==> flow/design.v <==
module a_s(op_a, op_m, as, outp);
   parameter        NBITS = 6;
   input [NBITS:0]  op_a;
   input [NBITS:0]  op_m;
   input            as;
   output [NBITS:0] outp;
   reg [NBITS:0]    outp;
   always @(as or op_a or op_m)
   begin: adder_subt
      if (as == 1'b1)
         outp <= op_a + op_m;
      else
         outp <= op_a - op_m;
   end
endmodule
module div_nr_wsticky(A, B, Q, sticky);
   parameter             NBITS = 6;
   parameter             PBITS = 8;
   input [NBITS-1:0]     A;
   input [NBITS-1:0]     B;
   output [PBITS-1:0]    Q;
   output                sticky;
   parameter [NBITS-1:0] ZEROS = 0;
   reg [NBITS:0]         YY_in[0:PBITS];
   reg [PBITS-1:0]       QQ_in[0:PBITS];
   reg [NBITS:0]         m_cablesIn[0:PBITS];
   wire [NBITS:0]        m_cablesOut[0:PBITS];
   wire [PBITS:0]        a_or_s;
   wire [PBITS-1:0]      QQ;
   wire [NBITS-1:0]      YY;
   wire [NBITS-1:0]      XX;
   assign XX = A;
   assign YY = B;
   assign Q = QQ;
   assign a_or_s[0] = 1'b0;
   always @(*) m_cablesIn[0] <= {1'b0, XX};
   always @(*) YY_in[0] <= {1'b0, YY};
   generate
      begin : xhdl0
         genvar                I;
         for (I = 0; I <= PBITS - 1; I = I + 1)
         begin : divisor
            a_s #(NBITS) int_mod(.op_a(m_cablesIn[I]), .op_m(YY_in[I]), .as(a_or_s[I]), .outp(m_cablesOut[I]));
         end
      end
   endgenerate
   generate
      begin : xhdl1
         genvar                I;
         for (I = 0; I <= PBITS - 1; I = I + 1)
         begin : conex
            assign a_or_s[I + 1] = m_cablesOut[I][NBITS];
            always @(*) m_cablesIn[I + 1] <= {m_cablesOut[I][NBITS - 1:0], 1'b0};
            always @(*) YY_in[I + 1] <= YY_in[I];
            always @(*) QQ_in[I + 1][I] <= a_or_s[I + 1];
            if (I > 0)
            begin : rest
               always @(*) QQ_in[I + 1][I - 1:0] <= QQ_in[I][I - 1:0];
            end
         end
      end
   endgenerate
   generate
      begin : xhdl2
         genvar                I;
         for (I = 0; I <= PBITS - 1; I = I + 1)
         begin : quotient
            assign QQ[I] = (~QQ_in[PBITS][PBITS - 1 - I]);
         end
      end
   endgenerate
   assign sticky = (m_cablesOut[PBITS - 1] == ZEROS) ? 1'b0 : 
                   1'b1;
endmodule
module FP_div(FP_A, FP_B, clk, ce, FP_Z);
   parameter         K = 32;
   parameter         P = 24;
   parameter         E = 8;
   input [K-1:0]     FP_A;
   input [K-1:0]     FP_B;
   input             clk;
   input             ce;
   output [K-1:0]    FP_Z;
   reg [K-1:0]       FP_Z;
   parameter [K-1:0] ZEROS = 1'b0;
   parameter [K-1:0] ONES = 32'hffffffff;
   parameter [E-1:0] BIAS = {1'b0, ONES[E - 2:0]};
   parameter         PBITS = P + 3;
   reg [K-1:0]       A_int;
   reg [K-1:0]       B_int;
   reg [K-1:0]       FP_Z_int;
   wire [E-1:0]      exp_A;
   wire [E-1:0]      exp_B;
   wire [P-1:0]      frac_A;
   wire [P-1:0]      frac_B;
   wire              sign_A;
   wire              sign_B;
   wire              expA_FF;
   wire              expB_FF;
   wire              expA_Z;
   wire              expB_Z;
   wire              fracA_Z;
   wire              fracB_Z;
   wire [E:0]        exp_noBIAS;
   wire [E:0]        exp_Biased;
   wire [E:0]        exp_Biased_Norm;
   wire              isNaN_A;
   wire              isNaN_B;
   wire              isInf_A;
   wire              isInf_B;
   wire              isZero_A;
   wire              isZero_B;
   wire              isNaN;
   wire              isInf;
   wire              isZero;
   wire              sign;
   wire [PBITS-1:0]  frac_div;
   wire [PBITS-1:0]  frac_div_shifted;
   wire [PBITS-2:0]  fr_sh;
   wire [P-2:0]      frac_final;
   wire              underflow;
   wire              overflow;
   wire [E-1:0]      exp_final;
   wire              sticky_bit;
   wire              div_by_zero;
   always @(posedge clk)
      begin
         if (ce == 1'b1)
         begin
            A_int <= FP_A;
            B_int <= FP_B;
         end
      end
   assign sign_A = A_int[K - 1];
   assign sign_B = B_int[K - 1];
   assign exp_A = A_int[K - 2:K - E - 1];
   assign exp_B = B_int[K - 2:K - E - 1];
   assign frac_A = {1'b1, A_int[P - 2:0]};
   assign frac_B = {1'b1, B_int[P - 2:0]};
   assign expA_FF = (A_int[K - 2:K - E - 1] == ONES[K - 2:K - E - 1]) ? 1'b1 : 
                    1'b0;
   assign expB_FF = (B_int[K - 2:K - E - 1] == ONES[K - 2:K - E - 1]) ? 1'b1 : 
                    1'b0;
   assign expA_Z = (A_int[K - 2:K - E - 1] == ZEROS[K - 2:K - E - 1]) ? 1'b1 : 
                   1'b0;
   assign expB_Z = (B_int[K - 2:K - E - 1] == ZEROS[K - 2:K - E - 1]) ? 1'b1 : 
                   1'b0;
   assign fracA_Z = (A_int[P - 2:0] == ZEROS[P - 2:0]) ? 1'b1 : 
                    1'b0;
   assign fracB_Z = (B_int[P - 2:0] == ZEROS[P - 2:0]) ? 1'b1 : 
                    1'b0;
   assign isNaN_A = expA_FF & ((~fracA_Z));
   assign isNaN_B = expB_FF & ((~fracB_Z));
   assign isInf_A = expA_FF;
   assign isInf_B = expB_FF;
   assign isZero_A = expA_Z & fracA_Z;
   assign isZero_B = expB_Z & fracB_Z;
   assign div_by_zero = expB_Z;
   assign isNaN = isNaN_A | isNaN_B;
   assign isInf = isInf_A | isInf_B | div_by_zero;
   assign isZero = isZero_A & (~isZero_B);
   assign exp_noBIAS = ({1'b0, exp_A}) - ({1'b0, exp_B});
   assign exp_Biased = exp_noBIAS + ({1'b0, BIAS});
   assign sign = sign_A ^ sign_B;
   div_nr_wsticky #(P,PBITS) a_div(.A(frac_A), .B(frac_B), .Q(frac_div), .sticky(sticky_bit));
   assign frac_div_shifted = (frac_div[PBITS - 1] == 1'b0) ? {frac_div[PBITS - 2:0], 1'b0} : 
                             frac_div;
   assign exp_Biased_Norm = (frac_div[PBITS - 1] == 1'b0) ? exp_Biased - 1 : 
                            exp_Biased;
   assign exp_final = exp_Biased_Norm[E - 1:0];
   assign overflow = (((exp_Biased_Norm[E:E - 1] == 2'b10) | (exp_Biased_Norm[E:0] == {1'b0, ONES[E - 1:0]}))) ? 1'b1 : 
                     1'b0;
   assign underflow = (((exp_Biased_Norm[E:E - 1] == 2'b11) | (exp_Biased_Norm[E - 1:0] == ZEROS[E - 1:0]))) ? 1'b1 : 
                      1'b0;
   assign fr_sh = frac_div_shifted[PBITS - 2:0];
   assign frac_final = ((fr_sh[2] == 1'b1 & (sticky_bit == 1'b1 | fr_sh[0] == 1'b1 | fr_sh[1] == 1'b1))) ? fr_sh[PBITS - 2:PBITS - P] + 1 : 
                       (((sticky_bit == 1'b1) & (fr_sh[2:0] == 3'b100) & (fr_sh[3] == 1'b1))) ? fr_sh[PBITS - 2:PBITS - P] + 1 : 
                       fr_sh[PBITS - 2:PBITS - P];
   always @(sign or isNaN or isInf or isZero or exp_final or frac_final or underflow or overflow)
   begin: packing
      FP_Z_int[K - 1] <= sign;
      if (isNaN == 1'b1)
      begin
         FP_Z_int[K - 2:P - 1] <= ONES[E - 1:0];
         FP_Z_int[P - 2:0] <= {1'b1, ZEROS[P - 3:0]};
      end
      else if ((isInf == 1'b1) | (overflow == 1'b1))
      begin
         FP_Z_int[K - 2:P - 1] <= ONES[E - 1:0];
         FP_Z_int[P - 2:0] <= ZEROS[P - 2:0];
      end
      else if ((isZero == 1'b1) | (underflow == 1'b1))
      begin
         FP_Z_int[K - 2:P - 1] <= ZEROS[E - 1:0];
         FP_Z_int[P - 2:0] <= ZEROS[P - 2:0];
      end
      else
      begin
         FP_Z_int[K - 2:P - 1] <= exp_final;
         FP_Z_int[P - 2:0] <= frac_final;
      end
   end
   always @(posedge clk)
   begin: final_reg
      begin
         if (ce == 1'b1)
            FP_Z <= FP_Z_int;
      end
   end
endmodule
==> reports on FP_div <==
## Reports on FP_div

Module FP_div before and after one edit of its RTL, step after step.
"before" refers to lines of the RTL above, "after" to lines of the edited file.
"difference": "after" minus "before" as printed here.
Library cell names are shortened.
The mark - stands for no value.

| set-up | value |
|---|---|
| top | FP_div |
| clock port | clk |
| cell library | sky130hd |
| timing corner | tt_025C_1v80 |

## Diff

The edit as a unified diff against the file above.
This change comes from a script, not from a designer. The edited design behaves differently; no optimisation was intended.

```diff
@@ -126,5 +126,4 @@
    always @(posedge clk)
       begin
-         if (ce == 1'b1)
          begin
             A_int <= FP_A;
```

## Word level

Counts by Yosys on the flattened word-level netlist (proc, flatten, opt, wreduce). Print and check cells are left out. Cells with the same type and inputs are merged into one.

Storage and ports:

| item | before | after | difference |
|---|---|---|---|
| ROM bits | 0 | 0 | 0 |
| elaborated cells | 166 | 166 | 0 |
| input port bits | 66 | 66 | 0 |
| memories kept | 0 | 0 | 0 |
| clocked read ports x word width | 0 | 0 | 0 |
| latch bits | 0 | 0 | 0 |
| RAM bits | 0 | 0 | 0 |
| flip-flop bits (word level) | 96 | 96 | 0 |
| output and inout port bits | 32 | 32 | 0 |

Operators by class:

| item | before | after | difference |
|---|---|---|---|
| multiply operators | 0 | 0 | 0 |
| div/mod/pow operators | 0 | 0 | 0 |
| reductions and logical operators | 8 | 8 | 0 |
| order comparisons | 0 | 0 | 0 |
| shifts and indexed selects | 0 | 0 | 0 |
| mux-type cells | 42 | 42 | 0 |
| bitwise logic cells | 47 | 47 | 0 |
| add/sub/neg operators | 57 | 57 | 0 |
| equal/unequal tests | 6 | 6 | 0 |

Operators by type and width:

| kind | before | after | difference |
|---|---|---|---|
| 1-bit inverter | 29 | 29 | 0 |
| 25-bit by 24-bit adder with 25-bit output | 26 | 26 | 0 |
| 25-bit 2-to-1 mux | 26 | 26 | 0 |
| 25-bit by 24-bit subtractor with 25-bit output | 26 | 26 | 0 |
| 1-bit 2-to-1 mux | 9 | 9 | 0 |
| 1-bit OR | 9 | 9 | 0 |
| 1-bit AND | 8 | 8 | 0 |
| 23-bit 2-to-1 mux | 4 | 4 | 0 |
| 8-bit logical NOT | 3 | 3 | 0 |
| 2-bit equality test with constant B | 2 | 2 | 0 |
| 8-bit equality test with constant B | 2 | 2 | 0 |
| 23-bit logical NOT | 2 | 2 | 0 |
| 23-bit by 1-bit adder with 23-bit output with constant B | 1 | 1 | 0 |
| 9-bit by 7-bit adder with 9-bit output with constant B | 1 | 1 | 0 |
| 3-bit equality test with constant B | 1 | 1 | 0 |
| 9-bit by 8-bit equality test with 1-bit output with constant B | 1 | 1 | 0 |
| 25-bit logical NOT | 1 | 1 | 0 |
| 26-bit 2-to-1 mux | 1 | 1 | 0 |
| 8-bit 2-to-1 mux | 1 | 1 | 0 |
| 9-bit 2-to-1 mux | 1 | 1 | 0 |
| 2-bit OR reduction | 1 | 1 | 0 |
| 3-bit OR reduction | 1 | 1 | 0 |
| 24-bit by 24-bit subtractor with 25-bit output | 1 | 1 | 0 |
| 8-bit by 8-bit subtractor with 9-bit output | 1 | 1 | 0 |
| 9-bit by 1-bit subtractor with 9-bit output with constant B | 1 | 1 | 0 |
| 1-bit bitwise XOR | 1 | 1 | 0 |

## Logic depth

Yosys ltp: most cells in a row. Word level: on the elaborated netlist, between registers, memories and ports. Mapped: between sequential cells and ports; inverters and the memories' decode and read muxes count.

Depth:

| item | before | after | difference |
|---|---|---|---|
| word-level depth | 62 | 62 | 0 |
| ABC_AREA | 0 | 0 | - |
| mapped depth | 460 | 460 | 0 |
| gate-level depth less buffers | 441 | 441 | 0 |

## Synthesis result

Source: synth_stat.txt of the flow (Yosys; design flattened, memories mapped). It holds for the ABC_AREA given above (unset counts as 0); a run with the other value may have another netlist.

Mapped netlist:

| item | before | after | difference |
|---|---|---|---|
| buffers | 157 | 157 | 0 |
| sequential area (um2) | 2882.8 | 2242.2 | -640.6 |
| flip-flops | 96 | 96 | 0 |
| standard cells after synthesis | 6906 | 6906 | 0 |
| chip area (Yosys) (um2) | 50872.5 | 50231.9 | -640.6 |

Cell types:

| cell type | before | after | difference |
|---|---|---|---|
| edfxtp_1 | 96 | 32 | -64 |
| dfxtp_1 | 0 | 64 | +64 |
| nor2_1 | 1243 | 1243 | 0 |
| ha_1 | 1100 | 1100 | 0 |
| a21oi_1 | 794 | 794 | 0 |
| xnor2_1 | 564 | 564 | 0 |
| inv_1 | 360 | 360 | 0 |
| o21ai_0 | 332 | 332 | 0 |
| nand2_1 | 320 | 320 | 0 |
| o21bai_1 | 312 | 312 | 0 |
| mux2i_1 | 265 | 265 | 0 |
| a21o_1 | 260 | 260 | 0 |
| nand2b_1 | 116 | 116 | 0 |
| xor2_1 | 110 | 110 | 0 |
| nor3_1 | 90 | 90 | 0 |
| clkbuf_1 | 79 | 79 | 0 |
| nor2b_1 | 69 | 69 | 0 |
| nand3_1 | 55 | 55 | 0 |

The list need not be complete.
By module: a second synthesis without flattening, with its own total; a netlist apart from the flattened one above.

Unflattened totals:

| item | before | after | difference |
|---|---|---|---|
| cells (unflattened synthesis) | 7714 | 7714 | 0 |
| area (unflattened synthesis) (um2) | 55191.7 | 54551.1 | -640.6 |

Rows give one instance, submodules left out.

Modules, before:

| module | area (um2) | cells | instances | seq. area (um2) |
|---|---|---|---|---|
| a_s #(NBITS=24) | 1846.8 | 269 | 27 | 0.0 |
| FP_div | 5168.7 | 414 | 1 | 2882.8 |
| div_nr_wsticky | 160.2 | 37 | 1 | 0.0 |

Modules, after:

| module | area (um2) | cells | instances | seq. area (um2) |
|---|---|---|---|---|
| a_s #(NBITS=24) | 1846.8 | 269 | 27 | 0.0 |
| FP_div | 4528.1 | 414 | 1 | 2242.2 |
| div_nr_wsticky | 160.2 | 37 | 1 | 0.0 |

## Path before layout

Source: OpenSTA report_checks on the synthesized netlist (no wires, ideal clock, input and output delay 20% of the period each), path of least setup slack; recovery checks are left aside. Register names are those of the netlist, which keeps one name where synthesis merged equal registers.

Path post-synthesis:

| item | before | after | difference |
|---|---|---|---|
| kind | flip-flop to flip-flop | flip-flop to flip-flop | - |
| start point | register B_int[2] | register B_int[2] | - |
| end point | register FP_Z[18] | register FP_Z[18] | - |
| data arrival time (ps) | 60649 | 60502 | -147 |
| delay of the path (ps) | 60917 | 60770 | -147 |
| buffers on the path | 24 | 24 | 0 |
| slack (ps) | 19083 | 19229 | +146 |
| launch time at the first pin (ps) | 0 | 0 | 0 |
| library setup time (ps) | 268 | 268 | 0 |
| clock period (ps) | 80000 | 80000 | 0 |
| required time (ps) | 79732 | 79732 | 0 |
| driving pins on the path | 366 | 366 | 0 |
| synthesis period reached (ps) | 60917 | 60771 | -146 |

"delay of the path" is the arrival time less input delay plus setup time.
"driving pins on the path": output pins that drive a net of the path, with the launching flip-flop's if there is one; two outputs of one cell count as two.
"synthesis period reached" is the clock period less the worst setup slack; recovery checks do not enter. This is arithmetic on one report: input and output delays are still those of the set period (20% each).
Between the ends stands the longest chain of elaborated cells between them, by number of cells; it is not shown to be the way that was timed. Of several equally long chains one is given.
A line is the first line of the expression or statement that the cell stems from. Yosys adds cells for indexed reads and writes and turns some case tables into memories.

| between the ends, post-synthesis, before | value |
|---|---|
| path through | edfxtp_1 inv_1 ha_1 nor2b_1 o31ai_1 nor2b_1 nor2b_1 o21ai_0 nand2b_1 a21o_1 a21oi_1 xnor2_1 ha_1 nor4_1 inv_1 a211oi_1 nor2_1 o31ai_1 (+330 left out) a21o_1 a21o_1 a21o_1 a21o_1 a21o_1 a21o_1 a21o_1 a21o_1 a21oi_1 nor3b_1 o21a_1 nor3_1 xnor2_1 o221ai_1 buf_2 nor4_1 xor2_1 o22ai_1 |
| length of the longest elaborated chain | 59 |
| elaborated cells between the ends (all ways) | 133 |
| classes of those cells | 54 x add/sub; 4 x eq/ne; 34 x mux; 37 x logic; 4 x reduce/logical |

Ends and longest elaborated chain, post-synthesis, before:

| item | RTL line | text |
|---|---|---|
| start: declaration | 90 | `reg [K-1:0]       B_int;` |
| start: assignment | 131 | `B_int <= FP_B;` |
| 24-bit by 24-bit subtractor with 25-bit output | 13 | `outp <= op_a - op_m;` |
| 25-bit by 24-bit subtractor with 25-bit output | 13 |  |
| 25-bit 2-to-1 mux | 10 | `if (as == 1'b1)` |
| 25-bit by 24-bit subtractor with 25-bit output | 13 |  |
| 25-bit 2-to-1 mux | 10 |  |
| 25-bit by 24-bit subtractor with 25-bit output | 13 |  |
| 25-bit 2-to-1 mux | 10 |  |
| (+44 left out) | - |  |
| 25-bit 2-to-1 mux | 10 |  |
| 1-bit inverter | 68 | `assign QQ[I] = (~QQ_in[PBITS][PBITS - 1 - I]);` |
| 26-bit 2-to-1 mux | 166 | `assign frac_div_shifted = (frac_div[PBITS - 1] == 1'b0) ? {frac_div[PBITS - 2:0], 1'b0} :` |
| 3-bit equality test | 177 | `(((sticky_bit == 1'b1) & (fr_sh[2:0] == 3'b100) & (fr_sh[3] == 1'b1))) ? fr_sh[PBITS - 2:PBITS - P] + 1 :` |
| 1-bit AND x2 | 177 |  |
| 23-bit 2-to-1 mux | 177 |  |
| 23-bit 2-to-1 mux | 176 | `assign frac_final = ((fr_sh[2] == 1'b1 & (sticky_bit == 1'b1 \| fr_sh[0] == 1'b1 \| fr_sh[1] == 1'b1))) ? fr_sh[ ...` |
| end: assignment | 207 | `FP_Z <= FP_Z_int;` |
| end: declaration | 83 | `output [K-1:0]    FP_Z;` |

| between the ends, post-synthesis, after | value |
|---|---|
| path through | dfxtp_1 inv_1 ha_1 nor2b_1 o31ai_1 nor2b_1 nor2b_1 o21ai_0 nand2b_1 a21o_1 a21oi_1 xnor2_1 ha_1 nor4_1 inv_1 a211oi_1 nor2_1 o31ai_1 (+330 left out) a21o_1 a21o_1 a21o_1 a21o_1 a21o_1 a21o_1 a21o_1 a21o_1 a21oi_1 nor3b_1 o21a_1 nor3_1 xnor2_1 o221ai_1 buf_2 nor4_1 xor2_1 o22ai_1 |
| length of the longest elaborated chain | 59 |
| elaborated cells between the ends (all ways) | 133 |
| classes of those cells | 54 x add/sub; 4 x eq/ne; 34 x mux; 37 x logic; 4 x reduce/logical |

Ends and longest elaborated chain, post-synthesis, after:

| item | RTL line | text |
|---|---|---|
| start: declaration | 90 | `reg [K-1:0]       B_int;` |
| start: assignment | 130 | `B_int <= FP_B;` |
| 24-bit by 24-bit subtractor with 25-bit output | 13 | `outp <= op_a - op_m;` |
| 25-bit by 24-bit subtractor with 25-bit output | 13 |  |
| 25-bit 2-to-1 mux | 10 | `if (as == 1'b1)` |
| 25-bit by 24-bit subtractor with 25-bit output | 13 |  |
| 25-bit 2-to-1 mux | 10 |  |
| 25-bit by 24-bit subtractor with 25-bit output | 13 |  |
| 25-bit 2-to-1 mux | 10 |  |
| (+44 left out) | - |  |
| 25-bit 2-to-1 mux | 10 |  |
| 1-bit inverter | 68 | `assign QQ[I] = (~QQ_in[PBITS][PBITS - 1 - I]);` |
| 26-bit 2-to-1 mux | 165 | `assign frac_div_shifted = (frac_div[PBITS - 1] == 1'b0) ? {frac_div[PBITS - 2:0], 1'b0} :` |
| 3-bit equality test | 176 | `(((sticky_bit == 1'b1) & (fr_sh[2:0] == 3'b100) & (fr_sh[3] == 1'b1))) ? fr_sh[PBITS - 2:PBITS - P] + 1 :` |
| 1-bit AND x2 | 176 |  |
| 23-bit 2-to-1 mux | 176 |  |
| 23-bit 2-to-1 mux | 175 | `assign frac_final = ((fr_sh[2] == 1'b1 & (sticky_bit == 1'b1 \| fr_sh[0] == 1'b1 \| fr_sh[1] == 1'b1))) ? fr_sh[ ...` |
| end: assignment | 206 | `FP_Z <= FP_Z_int;` |
| end: declaration | 83 | `output [K-1:0]    FP_Z;` |

## Worst path after layout

From the final timing report of each run of set A: the path of least setup slack in the routed layout; clock arrival at registers is part of the times.
The path's times are printed in steps of 10 ps; the period is the one set.

Path after layout:

| item | before | after | difference |
|---|---|---|---|
| kind | flip-flop to flip-flop | flip-flop to flip-flop | - |
| start point | register B_int[5] | register B_int[2] | - |
| end point | register FP_Z[12] | register FP_Z[16] | - |
| driving pins on the path | 349 | 347 | -2 |
| slack (ps) | 5740 | 5410 | -330 |
| required time (ps) | 70680 | 70760 | +80 |
| library setup time (ps) | 220 | 150 | -70 |
| data arrival time (ps) | 64940 | 65350 | +410 |
| clock period (ps) | 70500 | 70500 | 0 |
| launch time at the first pin (ps) | 410 | 440 | +30 |
| buffers on the path | 15 | 13 | -2 |

Between the ends stands the longest chain of elaborated cells between them, by number of cells; it is not shown to be the way that was timed. Of several equally long chains one is given.

| between the ends, after layout, before | value |
|---|---|
| path through | edfxtp_1 buf_8 clkinvlp_4 buf_4 ha_1 o211a_1 o31ai_1 nor2b_1 nor2b_1 o21ai_0 nand2b_1 xor2_1 ha_1 nor2b_1 or2_1 nor4_1 o2bb2ai_1 o21ai_0 (+313 left out) a21o_1 a21o_1 a21o_1 a21o_1 a21o_1 a21o_1 a21o_1 a21o_1 a21o_1 a21oi_1 nor3b_1 o21a_1 nor3_2 xnor2_1 o221a_2 nand3_1 xnor2_2 nor2_1 |
| length of the longest elaborated chain | 59 |
| elaborated cells between the ends (all ways) | 127 |
| classes of those cells | 54 x add/sub; 4 x eq/ne; 34 x mux; 31 x logic; 4 x reduce/logical |

Ends and longest elaborated chain, after layout, before:

| item | RTL line | text |
|---|---|---|
| start: declaration | 90 | `reg [K-1:0]       B_int;` |
| start: assignment | 131 | `B_int <= FP_B;` |
| 24-bit by 24-bit subtractor with 25-bit output | 13 | `outp <= op_a - op_m;` |
| 25-bit by 24-bit subtractor with 25-bit output | 13 |  |
| 25-bit 2-to-1 mux | 10 | `if (as == 1'b1)` |
| 25-bit by 24-bit subtractor with 25-bit output | 13 |  |
| 25-bit 2-to-1 mux | 10 |  |
| 25-bit by 24-bit subtractor with 25-bit output | 13 |  |
| 25-bit 2-to-1 mux | 10 |  |
| (+44 left out) | - |  |
| 25-bit 2-to-1 mux | 10 |  |
| 1-bit inverter | 68 | `assign QQ[I] = (~QQ_in[PBITS][PBITS - 1 - I]);` |
| 26-bit 2-to-1 mux | 166 | `assign frac_div_shifted = (frac_div[PBITS - 1] == 1'b0) ? {frac_div[PBITS - 2:0], 1'b0} :` |
| 3-bit equality test | 177 | `(((sticky_bit == 1'b1) & (fr_sh[2:0] == 3'b100) & (fr_sh[3] == 1'b1))) ? fr_sh[PBITS - 2:PBITS - P] + 1 :` |
| 1-bit AND x2 | 177 |  |
| 23-bit 2-to-1 mux | 177 |  |
| 23-bit 2-to-1 mux | 176 | `assign frac_final = ((fr_sh[2] == 1'b1 & (sticky_bit == 1'b1 \| fr_sh[0] == 1'b1 \| fr_sh[1] == 1'b1))) ? fr_sh[ ...` |
| end: assignment | 207 | `FP_Z <= FP_Z_int;` |
| end: declaration | 83 | `output [K-1:0]    FP_Z;` |

| between the ends, after layout, after | value |
|---|---|
| path through | dfxtp_1 clkbuf_8 inv_8 ha_1 nor2b_1 o31ai_2 nor2b_1 nor2b_1 o21ai_0 nand2b_1 a21o_1 a21oi_1 xnor2_1 ha_1 nor4_1 inv_1 a211oi_4 nor2_1 (+311 left out) a21o_1 a21o_1 a21o_1 a21o_1 a21o_1 a21o_1 a21o_1 a21o_1 a21oi_1 nor3b_1 o21a_1 nor3_4 xnor2_1 o221ai_1 buf_4 or4_1 a31oi_1 a21boi_1 |
| length of the longest elaborated chain | 59 |
| elaborated cells between the ends (all ways) | 131 |
| classes of those cells | 54 x add/sub; 4 x eq/ne; 34 x mux; 35 x logic; 4 x reduce/logical |

Ends and longest elaborated chain, after layout, after:

| item | RTL line | text |
|---|---|---|
| start: declaration | 90 | `reg [K-1:0]       B_int;` |
| start: assignment | 130 | `B_int <= FP_B;` |
| 24-bit by 24-bit subtractor with 25-bit output | 13 | `outp <= op_a - op_m;` |
| 25-bit by 24-bit subtractor with 25-bit output | 13 |  |
| 25-bit 2-to-1 mux | 10 | `if (as == 1'b1)` |
| 25-bit by 24-bit subtractor with 25-bit output | 13 |  |
| 25-bit 2-to-1 mux | 10 |  |
| 25-bit by 24-bit subtractor with 25-bit output | 13 |  |
| 25-bit 2-to-1 mux | 10 |  |
| (+44 left out) | - |  |
| 25-bit 2-to-1 mux | 10 |  |
| 1-bit inverter | 68 | `assign QQ[I] = (~QQ_in[PBITS][PBITS - 1 - I]);` |
| 26-bit 2-to-1 mux | 165 | `assign frac_div_shifted = (frac_div[PBITS - 1] == 1'b0) ? {frac_div[PBITS - 2:0], 1'b0} :` |
| 3-bit equality test | 176 | `(((sticky_bit == 1'b1) & (fr_sh[2:0] == 3'b100) & (fr_sh[3] == 1'b1))) ? fr_sh[PBITS - 2:PBITS - P] + 1 :` |
| 1-bit AND x2 | 176 |  |
| 23-bit 2-to-1 mux | 176 |  |
| 23-bit 2-to-1 mux | 175 | `assign frac_final = ((fr_sh[2] == 1'b1 & (sticky_bit == 1'b1 \| fr_sh[0] == 1'b1 \| fr_sh[1] == 1'b1))) ? fr_sh[ ...` |
| end: assignment | 206 | `FP_Z <= FP_Z_int;` |
| end: declaration | 83 | `output [K-1:0]    FP_Z;` |

## Layout results

Both versions went through the flow (Yosys, OpenROAD) with the same settings in each pair. Constraints: input delay and output delay 20% of the set period each, output load 0.01 pF.

| flow settings, set A | value |
|---|---|
| CORE_UTILIZATION | 45 |
| PLACE_DENSITY | 0.6 |
| period_ns | 70.5 |
| CAP_MARGIN | 20 |
| CORE_MARGIN | 2 |
| SLEW_MARGIN | 20 |

Final reports, set A:

| item | before | after | difference |
|---|---|---|---|
| clock period achieved (ps) | 64759 | 65092 | +333 |
| smallest hold slack (ps) | 573 | 538 | -35 |
| total negative slack (ps) | 0 | 0 | 0 |
| worst setup slack after layout (ps) | 5741 | 5408 | -333 |
| netlist area reported by Yosys (um2) | 50872.5 | 50231.9 | -640.6 |
| final utilization | 0.49 | 0.489 | -0.001 |
| full die area (um2) | 115756.0 | 114315.0 | -1441.0 |

| flow settings, set B | value |
|---|---|
| ABC_AREA | 0 |
| CELL_PAD_IN_SITES_DETAIL_PLACEMENT | 0 |
| CORE_ASPECT_RATIO | 1.79 |
| CORE_UTILIZATION | 18 |
| GPL_ROUTABILITY_DRIVEN | 0 |
| GPL_TIMING_DRIVEN | 1 |
| HOLD_SLACK_MARGIN | 0.07 |
| PLACE_DENSITY_LB_ADDON | 0.3 |
| SLEW_MARGIN | 5 |
| period_ns | 92.4 |
| CAP_MARGIN | 20 |
| CORE_MARGIN | 2 |

Final reports, set B:

| item | before | after | difference |
|---|---|---|---|
| clock period achieved (ps) | 69609 | 69360 | -249 |
| smallest hold slack (ps) | 622 | 543 | -79 |
| total negative slack (ps) | 0 | 0 | 0 |
| worst setup slack after layout (ps) | 22791 | 23040 | +249 |
| netlist area reported by Yosys (um2) | 50872.5 | 50231.9 | -640.6 |
| final utilization | 0.203 | 0.203 | 0.000 |
| full die area (um2) | 287075.0 | 283489.0 | -3586.0 |

"clock period achieved" means the clock period less the worst setup slack. The figure is calculated, with input and output delays left at 20% of the set period.
